==> flow/design.v <==
module booth_sel(
  input [2:0] src,
  output [3:0] sel
);
wire y_add,y,y_sub;
wire sel_negative,sel_double_negative,sel_positive,sel_double_positive;
assign {y_add,y,y_sub} = src;
assign sel_negative =  y_add & (y & ~y_sub | ~y & y_sub);
assign sel_positive = ~y_add & (y & ~y_sub | ~y & y_sub);
assign sel_double_negative =  y_add & ~y & ~y_sub;
assign sel_double_positive = ~y_add &  y &  y_sub;
assign sel={sel_negative,sel_positive,sel_double_negative,sel_double_positive};
endmodule
module booth_result_sel(
  input [3:0] sel,
  input [1:0] src,
  output      p 
);
wire x,x_sub;
wire sel_negative,sel_double_negative,sel_positive,sel_double_positive;
assign {sel_negative,sel_positive,sel_double_negative,sel_double_positive}=sel;
assign {x,x_sub} =src;
assign p = ~(~(sel_negative & ~x) & ~(sel_double_negative & ~x_sub) 
           & ~(sel_positive & x ) & ~(sel_double_positive &  x_sub));
endmodule
module booth_partial
#(
    parameter WIDTH = 34
)
(
  input [2*WIDTH-1:0]  x_src,
  input [2:0] y_src,
  output [2*WIDTH-1:0]   p_result,
  output                cout 
);
wire y_add,y,y_sub;
assign {y_add,y,y_sub} = y_src;
wire [3:0] sel;
wire sel_negative,sel_double_negative,sel_positive,sel_double_positive;
assign {sel_negative,sel_positive,sel_double_negative,sel_double_positive}=sel;
assign cout=sel_negative || sel_double_negative;
booth_sel booth_sel(
    .src    (y_src),
    .sel    (sel)
);
booth_result_sel partial0(.sel (sel), .src ({x_src[0],1'b0}), .p (p_result[0]));
genvar x;
generate for ( x =1;x<WIDTH*2;x=x+1) begin : gen_partial
    booth_result_sel partial(.sel (sel), .src (x_src[x:x-1]), .p (p_result[x]));
end endgenerate
endmodule
module switch_17x68bits(
   input [1155:0] part_group,
      output [1155:0] sw_group
);
wire [67:0] po16,po15,po14,po13,po12,po11,po10,po09,po08,po07,po06,po05,po04,po03,po02,po01,po00;
assign {po16,po15,po14,po13,po12,po11,po10,po09,po08,po07,po06,po05,po04,po03,po02,po01,po00} = part_group;
genvar x;
generate for ( x =0;x<68;x=x+1) begin : gen_switch
    assign sw_group[(x+1)*17-1:x*17] = {po16[x],po15[x],po14[x],po13[x],po12[x],po11[x],po10[x],po09[x],
                                     po08[x],po07[x],po06[x],po05[x],po04[x],po03[x],po02[x],po01[x],po00[x]};
end endgenerate
endmodule
module walloc_17bits(
    input [16:0] src_in,
    input [13:0]  cin,
    output [13:0] cout_group,
    output      cout,s
);
wire [13:0] c;
wire [4:0] first_s;
csa csa0 (.in (src_in[16:14]), .cout (c[4]), .s (first_s[4]) );
csa csa1 (.in (src_in[13:11]), .cout (c[3]), .s (first_s[3]) );
csa csa2 (.in (src_in[10:08]), .cout (c[2]), .s (first_s[2]) );
csa csa3 (.in (src_in[07:05]), .cout (c[1]), .s (first_s[1]) );
csa csa4 (.in (src_in[04:02]), .cout (c[0]), .s (first_s[0]) );
wire [3:0] secnod_s;
csa csa5 (.in ({first_s[4:2]}             ), .cout (c[8]), .s (secnod_s[3]));
csa csa6 (.in ({first_s[1:0],src_in[1]}   ), .cout (c[7]), .s (secnod_s[2]));
csa csa7 (.in ({src_in[0],cin[4:3]}       ), .cout (c[6]), .s (secnod_s[1]));
csa csa8 (.in ({cin[2:0]}                 ), .cout (c[5]), .s (secnod_s[0]));
wire [1:0] thrid_s;
csa csa9 (.in (secnod_s[3:1]          ), .cout (c[10]), .s (thrid_s[1]));
csa csaA (.in ({secnod_s[0],cin[6:5]} ), .cout (c[09]), .s (thrid_s[0]));
wire [1:0] fourth_s;
csa csaB (.in ({thrid_s[1:0],cin[10]} ),  .cout (c[12]), .s (fourth_s[1]));
csa csaC (.in ({cin[9:7]             }),  .cout (c[11]), .s (fourth_s[0]));
wire fifth_s;
csa csaD (.in ({fourth_s[1:0],cin[11]}),  .cout (c[13]), .s (fifth_s));
csa csaE (.in ({fifth_s,cin[13:12]}   ),  .cout (cout),  .s  (s));
assign cout_group = c;
endmodule
module csa(
  input [2:0] in,
  output cout,s
);
wire a,b,cin;
assign a=in[2];
assign b=in[1];
assign cin=in[0];
assign s = a ^ b ^ cin;
assign cout = a & b | b & cin | a & cin;
endmodule
module booth_walloc# (parameter COMPUTER_WIDTH=32,parameter WIDTH =COMPUTER_WIDTH+2)
(
  input               clk           ,
  input               reset         ,
  input  [COMPUTER_WIDTH:0] src1,
  input  [COMPUTER_WIDTH:0] src2,
  input         in_valid,
  output reg    in_ready,
  output reg    out_valid,
  output [COMPUTER_WIDTH*2-1:0] result
);
reg [WIDTH-1:0] multiplier;
reg [WIDTH*2-1:0] multiplicand;
reg first_doing;
wire ready_to_doing;
assign ready_to_doing = in_ready && in_valid;
always@(posedge clk ) begin
      if (reset ) begin
        in_ready <=1'b0;
      end
      else begin
        in_ready<=1'b1;
      end
      if (ready_to_doing) begin
        first_doing<=1'b1;
      end
      else begin
        first_doing <= 1'b0;
      end
      out_valid <= first_doing;
end
always @(posedge clk ) begin
  if (ready_to_doing) begin
    multiplicand <= {{WIDTH{src1[COMPUTER_WIDTH]}},src1};
    multiplier <= {src2[COMPUTER_WIDTH],src2};
  end
end
wire [1155:0] part_group;
wire [16:0]   part_cout;
booth_partial part0 (.x_src (multiplicand), .y_src({multiplier[1:0],1'b0}), 
                        .p_result (part_group[67:0]), .cout(part_cout[0]));
genvar x;
generate for ( x =1;x<17;x=x+1) begin : gen_walloc_partial
booth_partial part (
                    .x_src ({multiplicand[2*WIDTH-1-2*x:0],
                    {2*x{1'b0}}}), 
                    .y_src({multiplier[(x+1)*2-1:x*2-1]}), 
                    .p_result (part_group[(x+1)*68-1:x*68]), .cout(part_cout[x]));
end endgenerate
wire [1155:0] swo_group; 
switch_17x68bits switch (.part_group (part_group), .sw_group (swo_group));
wire [937:0] wt_cout; 
wire [66:0]  wt_c;
wire [67:0]  wt_s;
walloc_17bits walloc00 (.src_in (swo_group[16:0]), .cin({part_cout[13:0]}), 
                    .cout_group (wt_cout[13:0]),  .cout(wt_c[0]), .s (wt_s[0]));
genvar y;
generate for ( y =1;y<67;y=y+1) begin : gen_walloc
walloc_17bits walloc  (.src_in (swo_group[(y+1)*17-1:y*17]), .cin({wt_cout[y*14-1:(y-1)*14]}), 
                    .cout_group (wt_cout[(y+1)*14-1:y*14]),  .cout(wt_c[y]), .s (wt_s[y]));
end endgenerate
walloc_17bits walloc67(.src_in (swo_group[1155:1139]), .cin({wt_cout[937:924]}), 
                    .cout_group (),  .cout(), .s (wt_s[67]));
reg [67:0] wt_s_buf,wt_c_buf;
reg  part_next_highest_bit;
always@(posedge clk ) begin
  if (first_doing) begin
    wt_c_buf <= {wt_c,part_cout[14]};
    wt_s_buf <= {wt_s};
    part_next_highest_bit <= part_cout[15];
  end
end
wire [WIDTH*2-1:0] adder_a;
wire [WIDTH*2-1:0] adder_b;
wire              adder_cin;
wire [WIDTH*2-1:0] adder_result;
wire        adder_cout;
assign adder_a   = wt_c_buf;
assign adder_b   = wt_s_buf;
assign adder_cin = part_next_highest_bit;
assign {adder_cout, adder_result} = adder_a + adder_b + {{WIDTH*2-2{1'b0}},adder_cin};
assign result = adder_result[COMPUTER_WIDTH*2-1:0];
endmodule
Subject: tool reports on booth_walloc

Hi,

=== Reports on booth_walloc ===
Tool output for the design above before and after an edit, in the order of the flow.
"before" refers to lines of the RTL above, "after" to lines of the edited file.
"difference": "after" minus "before" as printed here. "rel. change": 100 x difference / "before".
Cell names lack the library's common part.
The mark n/a stands for no value.

* Top: booth_walloc
* Clock port: clk
* Standard-cell library: sky130hd
* Corner: tt_025C_1v80

=== Diff ===
Unified diff, file above to edited file.
This change comes from a script, not from a designer. The edited design behaves differently; no optimisation was intended.

<pre>
@@ -106,5 +106,5 @@
   input               clk           ,
   input               reset         ,
-  input  [COMPUTER_WIDTH:0] src1,
+  input  [COMPUTER_WIDTH:0] src1_ext,
   input  [COMPUTER_WIDTH:0] src2,
   input         in_valid,
@@ -113,4 +113,6 @@
   output [COMPUTER_WIDTH*2-1:0] result
 );
+reg [COMPUTER_WIDTH:0] src1;
+always @(posedge clk) src1 <= src1_ext;
 reg [WIDTH-1:0] multiplier;
 reg [WIDTH*2-1:0] multiplicand;
</pre>

=== After elaboration ===
Counts by Yosys on the flattened word-level netlist (proc, flatten, opt, wreduce; memories kept). Register bits leave out memories and registers merged into their read ports (data or address); mux counts leave out enables and synchronous resets folded into registers. Print and check cells are left out.

{| class="wikitable"
|+ Bit counts
! element !! before !! after !! difference !! rel. change (%)
|-
| input bits || 69 || 69 || 0 || 0.00
|-
| elaborated cells || 15770 || 15771 || +1 || +0.01
|-
| output and inout port bits || 66 || 66 || 0 || 0.00
|-
| register bits || 198 || 231 || +33 || +16.67
|}

{| class="wikitable"
|+ Operators by class
! element !! before !! after !! difference !! rel. change (%)
|-
| reductions and logical operators || 17 || 17 || 0 || 0.00
|-
| add/subtract/negate cells || 2 || 2 || 0 || 0.00
|-
| bitwise gates (word level) || 15741 || 15741 || 0 || 0.00
|-
| muxes and demuxes || 2 || 2 || 0 || 0.00
|}

Operator kinds equal on both sides are left out: 9.

=== Logic depth ===
Yosys ltp: most cells in a row. Word level: on the elaborated netlist, between registers, memories and ports. Mapped: between sequential cells and ports; inverters and the memories' decode and read muxes count.

{| class="wikitable"
|+ Depth
! element !! before !! after !! difference !! rel. change (%)
|-
| depth in word-level cells || 28 || 28 || 0 || 0.00
|-
| ABC_AREA || 0 || 0 || n/a || n/a
|-
| depth in mapped cells || 21 || 21 || 0 || 0.00
|-
| mapped depth without buffers || 20 || 20 || 0 || 0.00
|}

=== Synthesis result ===
The flow's flattened synthesis, as Yosys stat reports it; memories are mapped. The netlist is that of the ABC_AREA named above (0 if unset); the other value can give another one.

{| class="wikitable"
|+ Synthesis totals
! element !! before !! after !! difference !! rel. change (%)
|-
| buffers || 452 || 458 || +6 || +1.33
|-
| mapped area (um^2) || 42208.0 || 42887.4 || +679.4 || +1.61
|-
| mapped cells || 4600 || 4642 || +42 || +0.91
|-
| area of sequential cells (um^2) || 5915.7 || 6576.3 || +660.6 || +11.17
|-
| mapped flip-flops || 198 || 231 || +33 || +16.67
|}

{| class="wikitable"
|+ Cells by type
! type !! before !! after !! difference !! rel. change (%)
|-
| dfxtp_1 || 3 || 36 || +33 || +1100.00
|-
| a21oi_1 || 91 || 105 || +14 || +15.38
|-
| o21ai_1 || 11 || 21 || +10 || +90.91
|-
| buf_2 || 9 || 18 || +9 || +100.00
|-
| nor2_1 || 522 || 514 || -8 || -1.53
|-
| a21o_1 || 32 || 38 || +6 || +18.75
|-
| nand4_1 || 14 || 20 || +6 || +42.86
|-
| o21ai_0 || 293 || 288 || -5 || -1.71
|-
| a211oi_1 || 210 || 206 || -4 || -1.90
|-
| and3_1 || 10 || 6 || -4 || -40.00
|-
| xnor2_1 || 293 || 296 || +3 || +1.02
|-
| a31oi_1 || 14 || 11 || -3 || -21.43
|-
| nand3_1 || 14 || 11 || -3 || -21.43
|-
| a21oi_2 || 3 || 0 || -3 || -100.00
|-
| buf_4 || 3 || 0 || -3 || -100.00
|-
| o21ai_2 || 3 || 0 || -3 || -100.00
|-
| a211o_1 || 0 || 3 || +3 || n/a
|-
| xor2_1 || 298 || 296 || -2 || -0.67
|}

Cell types equal on both sides are left out: 15.
Not every row of either side is listed.
By module: a second synthesis without flattening, with its own total; a netlist apart from the flattened one above.

{| class="wikitable"
|+ Second synthesis, totals
! element !! before !! after !! difference !! rel. change (%)
|-
| cell total of the unflattened synthesis || 6548 || 6581 || +33 || +0.50
|-
| area total of the unflattened synthesis (um^2) || 66560.1 || 67220.7 || +660.6 || +0.99
|}

Each row is one instance without its submodules.

{| class="wikitable"
|+ Modules, before
! module !! sequential area (um^2) !! cells !! area (um^2) !! times used
|-
| booth_result_sel || 0.0 || 3 || 23.8 || 1156
|-
| csa || 0.0 || 1 || 20.0 || 960
|-
| booth_walloc || 5915.7 || 760 || 9863.2 || 1
|-
| switch_17x68bits || 0.0 || 1156 || 8678.3 || 1
|-
| booth_sel || 0.0 || 10 || 67.6 || 17
|-
| booth_partial || 0.0 || 2 || 10.0 || 17
|-
| walloc_17bits || 0.0 || 0 || 0.0 || 64
|}

{| class="wikitable"
|+ Modules, after
! module !! sequential area (um^2) !! cells !! area (um^2) !! times used
|-
| booth_result_sel || 0.0 || 3 || 23.8 || 1156
|-
| csa || 0.0 || 1 || 20.0 || 960
|-
| booth_walloc || 6576.3 || 793 || 10523.8 || 1
|-
| switch_17x68bits || 0.0 || 1156 || 8678.3 || 1
|-
| booth_sel || 0.0 || 10 || 67.6 || 17
|-
| booth_partial || 0.0 || 2 || 10.0 || 17
|-
| walloc_17bits || 0.0 || 0 || 0.0 || 64
|}

=== Path before layout ===
Path of least setup slack by OpenSTA after synthesis, without wires, with an ideal clock, recovery checks aside; 20% of the period is set as input and as output delay. Where synthesis merged equal registers, the netlist keeps one of their names.

{| class="wikitable"
|+ Path post-synthesis
! element !! before !! after !! difference !! rel. change (%)
|-
| path kind || register to register || register to register || n/a || n/a
|-
| from || reg multiplier[0] || reg multiplier[0] || n/a || n/a
|-
| to || reg (no name shown) || reg (no name shown) || n/a || n/a
|-
| driving pins on the path || 18 || 18 || 0 || 0.00
|-
| arrival time (ns) || 7.433 || 7.411 || -0.022 || -0.30
|-
| path delay (ns) || 7.712 || 7.690 || -0.022 || -0.29
|-
| launch time at the first pin (ns) || 0.000 || 0.000 || 0.000 || n/a
|-
| slack (ns) || -0.212 || -0.190 || +0.022 || n/a
|-
| library setup time (ns) || 0.279 || 0.279 || 0.000 || n/a
|-
| clock period (ns) || 7.5 || 7.5 || 0.0 || 0.00
|-
| required time (ns) || 7.221 || 7.221 || 0.000 || 0.00
|-
| synthesis period reached (ns) || 7.712 || 7.69 || -0.022 || -0.29
|}

"path delay" = arrival - input delay + setup time.
"driving pins on the path" counts driving pins, that of a launching flip-flop among them; a cell with two outputs on the path counts twice.
"synthesis period reached" = period - worst setup slack (recovery checks aside). The figure is calculated, with input and output delays left at 20% of the set period.
Between the ends stands the longest chain of elaborated cells between them, by number of cells; it is not shown to be the way that was timed. Of several equally long chains one is given.
A line is the first line of the expression or statement that the cell stems from. Yosys adds cells for indexed reads and writes and turns some case tables into memories.

Between the ends, post-synthesis, before:
* Cells stage by stage: edfxtp_1 -> clkbuf_1 -> nor2b_1 -> clkbuf_1 -> mux2i_1 -> fa_1 -> fa_1 -> inv_1 -> fa_1 -> inv_1 -> fa_1 -> xor2_1 -> xnor2_1 -> xnor2_1 -> xnor2_1 -> xnor2_1 -> xnor2_1 -> xnor2_1
* Cells in the longest elaborated chain: 21

{| class="wikitable"
|+ RTL lines, path post-synthesis, before
! element !! line !! text
|-
| start: declaration || 115 || <nowiki>reg [WIDTH-1:0] multiplier;</nowiki>
|-
| start: assignment || 138 || <nowiki>multiplier <= {src2[COMPUTER_WIDTH],src2};</nowiki>
|-
| 1-bit NOT || 10 || <nowiki>assign sel_double_negative =  y_add & ~y & ~y_sub;</nowiki>
|-
| 1-bit AND || 10 ||
|-
| 1-bit AND || 23 || <nowiki>assign p = ~(~(sel_negative & ~x) & ~(sel_double_negative & ~x_sub)</nowiki>
|-
| 1-bit NOT || 23 ||
|-
| 1-bit AND x2 || 23 ||
|-
| 1-bit NOT || 23 ||
|-
| 1-bit AND || 102 || <nowiki>assign cout = a & b | b & cin | a & cin;</nowiki>
|-
| 1-bit bitwise OR x2 || 102 ||
|-
| 1-bit AND || 102 ||
|-
| 1-bit bitwise OR x2 || 102 ||
|-
| 1-bit AND || 102 ||
|-
| 1-bit bitwise OR x2 || 102 ||
|-
| 1-bit AND || 102 ||
|-
| 1-bit bitwise OR x2 || 102 ||
|-
| 1-bit XOR x2 || 101 || <nowiki>assign s = a ^ b ^ cin;</nowiki>
|}

Between the ends, post-synthesis, after:
* Cells stage by stage: edfxtp_1 -> clkbuf_1 -> nor2b_1 -> clkbuf_1 -> mux2i_1 -> fa_1 -> fa_1 -> inv_1 -> fa_1 -> inv_1 -> fa_1 -> xor2_1 -> xnor2_1 -> xnor2_1 -> xnor2_1 -> xnor2_1 -> xnor2_1 -> xnor2_1
* Cells in the longest elaborated chain: 21

{| class="wikitable"
|+ RTL lines, path post-synthesis, after
! element !! line !! text
|-
| start: declaration || 117 || <nowiki>reg [WIDTH-1:0] multiplier;</nowiki>
|-
| start: assignment || 140 || <nowiki>multiplier <= {src2[COMPUTER_WIDTH],src2};</nowiki>
|-
| 1-bit NOT || 10 || <nowiki>assign sel_double_negative =  y_add & ~y & ~y_sub;</nowiki>
|-
| 1-bit AND || 10 ||
|-
| 1-bit AND || 23 || <nowiki>assign p = ~(~(sel_negative & ~x) & ~(sel_double_negative & ~x_sub)</nowiki>
|-
| 1-bit NOT || 23 ||
|-
| 1-bit AND x2 || 23 ||
|-
| 1-bit NOT || 23 ||
|-
| 1-bit AND || 102 || <nowiki>assign cout = a & b | b & cin | a & cin;</nowiki>
|-
| 1-bit bitwise OR x2 || 102 ||
|-
| 1-bit AND || 102 ||
|-
| 1-bit bitwise OR x2 || 102 ||
|-
| 1-bit AND || 102 ||
|-
| 1-bit bitwise OR x2 || 102 ||
|-
| 1-bit AND || 102 ||
|-
| 1-bit bitwise OR x2 || 102 ||
|-
| 1-bit XOR x2 || 101 || <nowiki>assign s = a ^ b ^ cin;</nowiki>
|}

=== Worst path after layout ===
Path of least setup slack in the final report of each run of pair 1 (OpenROAD, finished layout, wires in). Where an end is a register, its clock arrival counts in the times.

{| class="wikitable"
|+ Path after layout
! element !! before !! after !! difference !! rel. change (%)
|-
| path kind || register to output || register to output || n/a || n/a
|-
| from || reg (no name shown) || reg (no name shown) || n/a || n/a
|-
| to || out result[62] || out result[61] || n/a || n/a
|-
| required time (ns) || 5.34 || 5.34 || 0.00 || 0.00
|-
| driving pins on the path || 16 || 15 || -1 || -6.25
|-
| launch time at the first pin (ns) || 0.53 || 0.62 || +0.09 || +16.98
|-
| clock period (ns) || 6.67 || 6.67 || 0.00 || 0.00
|-
| arrival time (ns) || 5.05 || 5.11 || +0.06 || +1.19
|-
| output delay (ns) || 1.33 || 1.33 || 0.00 || 0.00
|-
| slack (ns) || 0.28 || 0.22 || -0.06 || n/a
|}

Between the ends stands the longest chain of elaborated cells between them, by number of cells; it is not shown to be the way that was timed. Of several equally long chains one is given.

Between the ends, after layout, before:
* Cells stage by stage: edfxtp_1 -> inv_1 -> fa_1 -> inv_1 -> fa_1 -> a211oi_1 -> o21ai_2 -> o2111ai_2 -> a21boi_2 -> a211oi_2 -> buf_4 -> o31ai_4 -> a2111oi_2 -> o41ai_2 -> xor2_1 -> clkdlybuf4s50_1
* Cells in the longest elaborated chain: 2

{| class="wikitable"
|+ RTL lines, path after layout, before
! element !! line !! text
|-
| 64-bit adder || 184 || <nowiki>assign {adder_cout, adder_result} = adder_a + adder_b + {{WIDTH*2-2{1'b0}},adder_cin};</nowiki>
|-
| 64-bit by 1-bit adder with 64-bit output || 184 ||
|-
| end: declaration || 113 || <nowiki>output [COMPUTER_WIDTH*2-1:0] result</nowiki>
|}

Between the ends, after layout, after:
* Cells stage by stage: edfxtp_1 -> ha_1 -> nand4_1 -> nor4b_2 -> nand2_1 -> a211oi_2 -> nor4b_1 -> buf_4 -> o21ai_1 -> buf_4 -> nand4_1 -> buf_4 -> a211o_1 -> o311ai_1 -> clkdlybuf4s50_1
* Cells in the longest elaborated chain: 2

{| class="wikitable"
|+ RTL lines, path after layout, after
! element !! line !! text
|-
| 64-bit adder || 186 || <nowiki>assign {adder_cout, adder_result} = adder_a + adder_b + {{WIDTH*2-2{1'b0}},adder_cin};</nowiki>
|-
| 64-bit by 1-bit adder with 64-bit output || 186 ||
|-
| end: declaration || 113 || <nowiki>output [COMPUTER_WIDTH*2-1:0] result</nowiki>
|}

=== Measured runs ===
Runs of the flow (Yosys, OpenROAD) on both versions; the two runs of a pair have the same settings. The constraints put input and output delay at 20% of the set period each and load the outputs with 0.01 pF.

Settings, pair 1:
* period_ns: 6.67
* CAP_MARGIN: 20
* CORE_MARGIN: 2
* CORE_UTILIZATION: 40
* SLEW_MARGIN: 20

{| class="wikitable"
|+ Final reports, pair 1
! element !! before !! after !! difference !! rel. change (%)
|-
| achieved period (ns) || 6.388 || 6.449 || +0.061 || +0.95
|-
| full die area (um^2) || 108136.0 || 109852.0 || +1716.0 || +1.59
|-
| worst hold slack (ns) || 0.662 || 0.390 || -0.272 || n/a
|-
| setup slack of the worst path (ns) || 0.282 || 0.221 || -0.061 || n/a
|-
| total power after layout (mW) || 23.888 || 22.295 || -1.593 || -6.67
|-
| post-synthesis cell area (um^2) || 42208.0 || 42887.4 || +679.4 || +1.61
|-
| summed negative setup slack (ns) || 0.000 || 0.000 || 0.000 || n/a
|-
| utilization after layout (%) || 44.0 || 43.9 || -0.1 || n/a
|-
| standard-cell area after layout (um^2) || 46159.3 || 46915.0 || +755.7 || +1.64
|}

Settings, pair 2:
* ABC_AREA: 1
* CAP_MARGIN: 30
* CELL_PAD_IN_SITES_DETAIL_PLACEMENT: 1
* CELL_PAD_IN_SITES_GLOBAL_PLACEMENT: 0
* CORE_ASPECT_RATIO: 0.72
* CORE_UTILIZATION: 33
* CTS_CLUSTER_SIZE: 15
* GPL_TIMING_DRIVEN: 1
* MAX_ROUTING_LAYER: met5
* MIN_ROUTING_LAYER: met1
* SETUP_SLACK_MARGIN: -0.86
* SLEW_MARGIN: 25
* period_ns: 8.7
* CORE_MARGIN: 2

{| class="wikitable"
|+ Final reports, pair 2
! element !! before !! after !! difference !! rel. change (%)
|-
| achieved period (ns) || 6.537 || 6.441 || -0.096 || -1.47
|-
| full die area (um^2) || 129901.0 || 130223.0 || +322.0 || +0.25
|-
| worst hold slack (ns) || 0.869 || 0.403 || -0.466 || n/a
|-
| setup slack of the worst path (ns) || 2.163 || 2.259 || +0.096 || n/a
|-
| total power after layout (mW) || 20.111 || 17.687 || -2.424 || -12.05
|-
| post-synthesis cell area (um^2) || 41908.9 || 42014.0 || +105.1 || +0.25
|-
| summed negative setup slack (ns) || 0.000 || 0.000 || 0.000 || n/a
|-
| utilization after layout (%) || 36.2 || 36.1 || -0.1 || n/a
|-
| standard-cell area after layout (um^2) || 45483.6 || 45817.7 || +334.1 || +0.73
|}

"achieved period" means the clock period less the worst setup slack. The figure is calculated, with input and output delays left at 20% of the set period.
"total power after layout": no workload was simulated; the value follows from the tool's default switching activity.

Regards
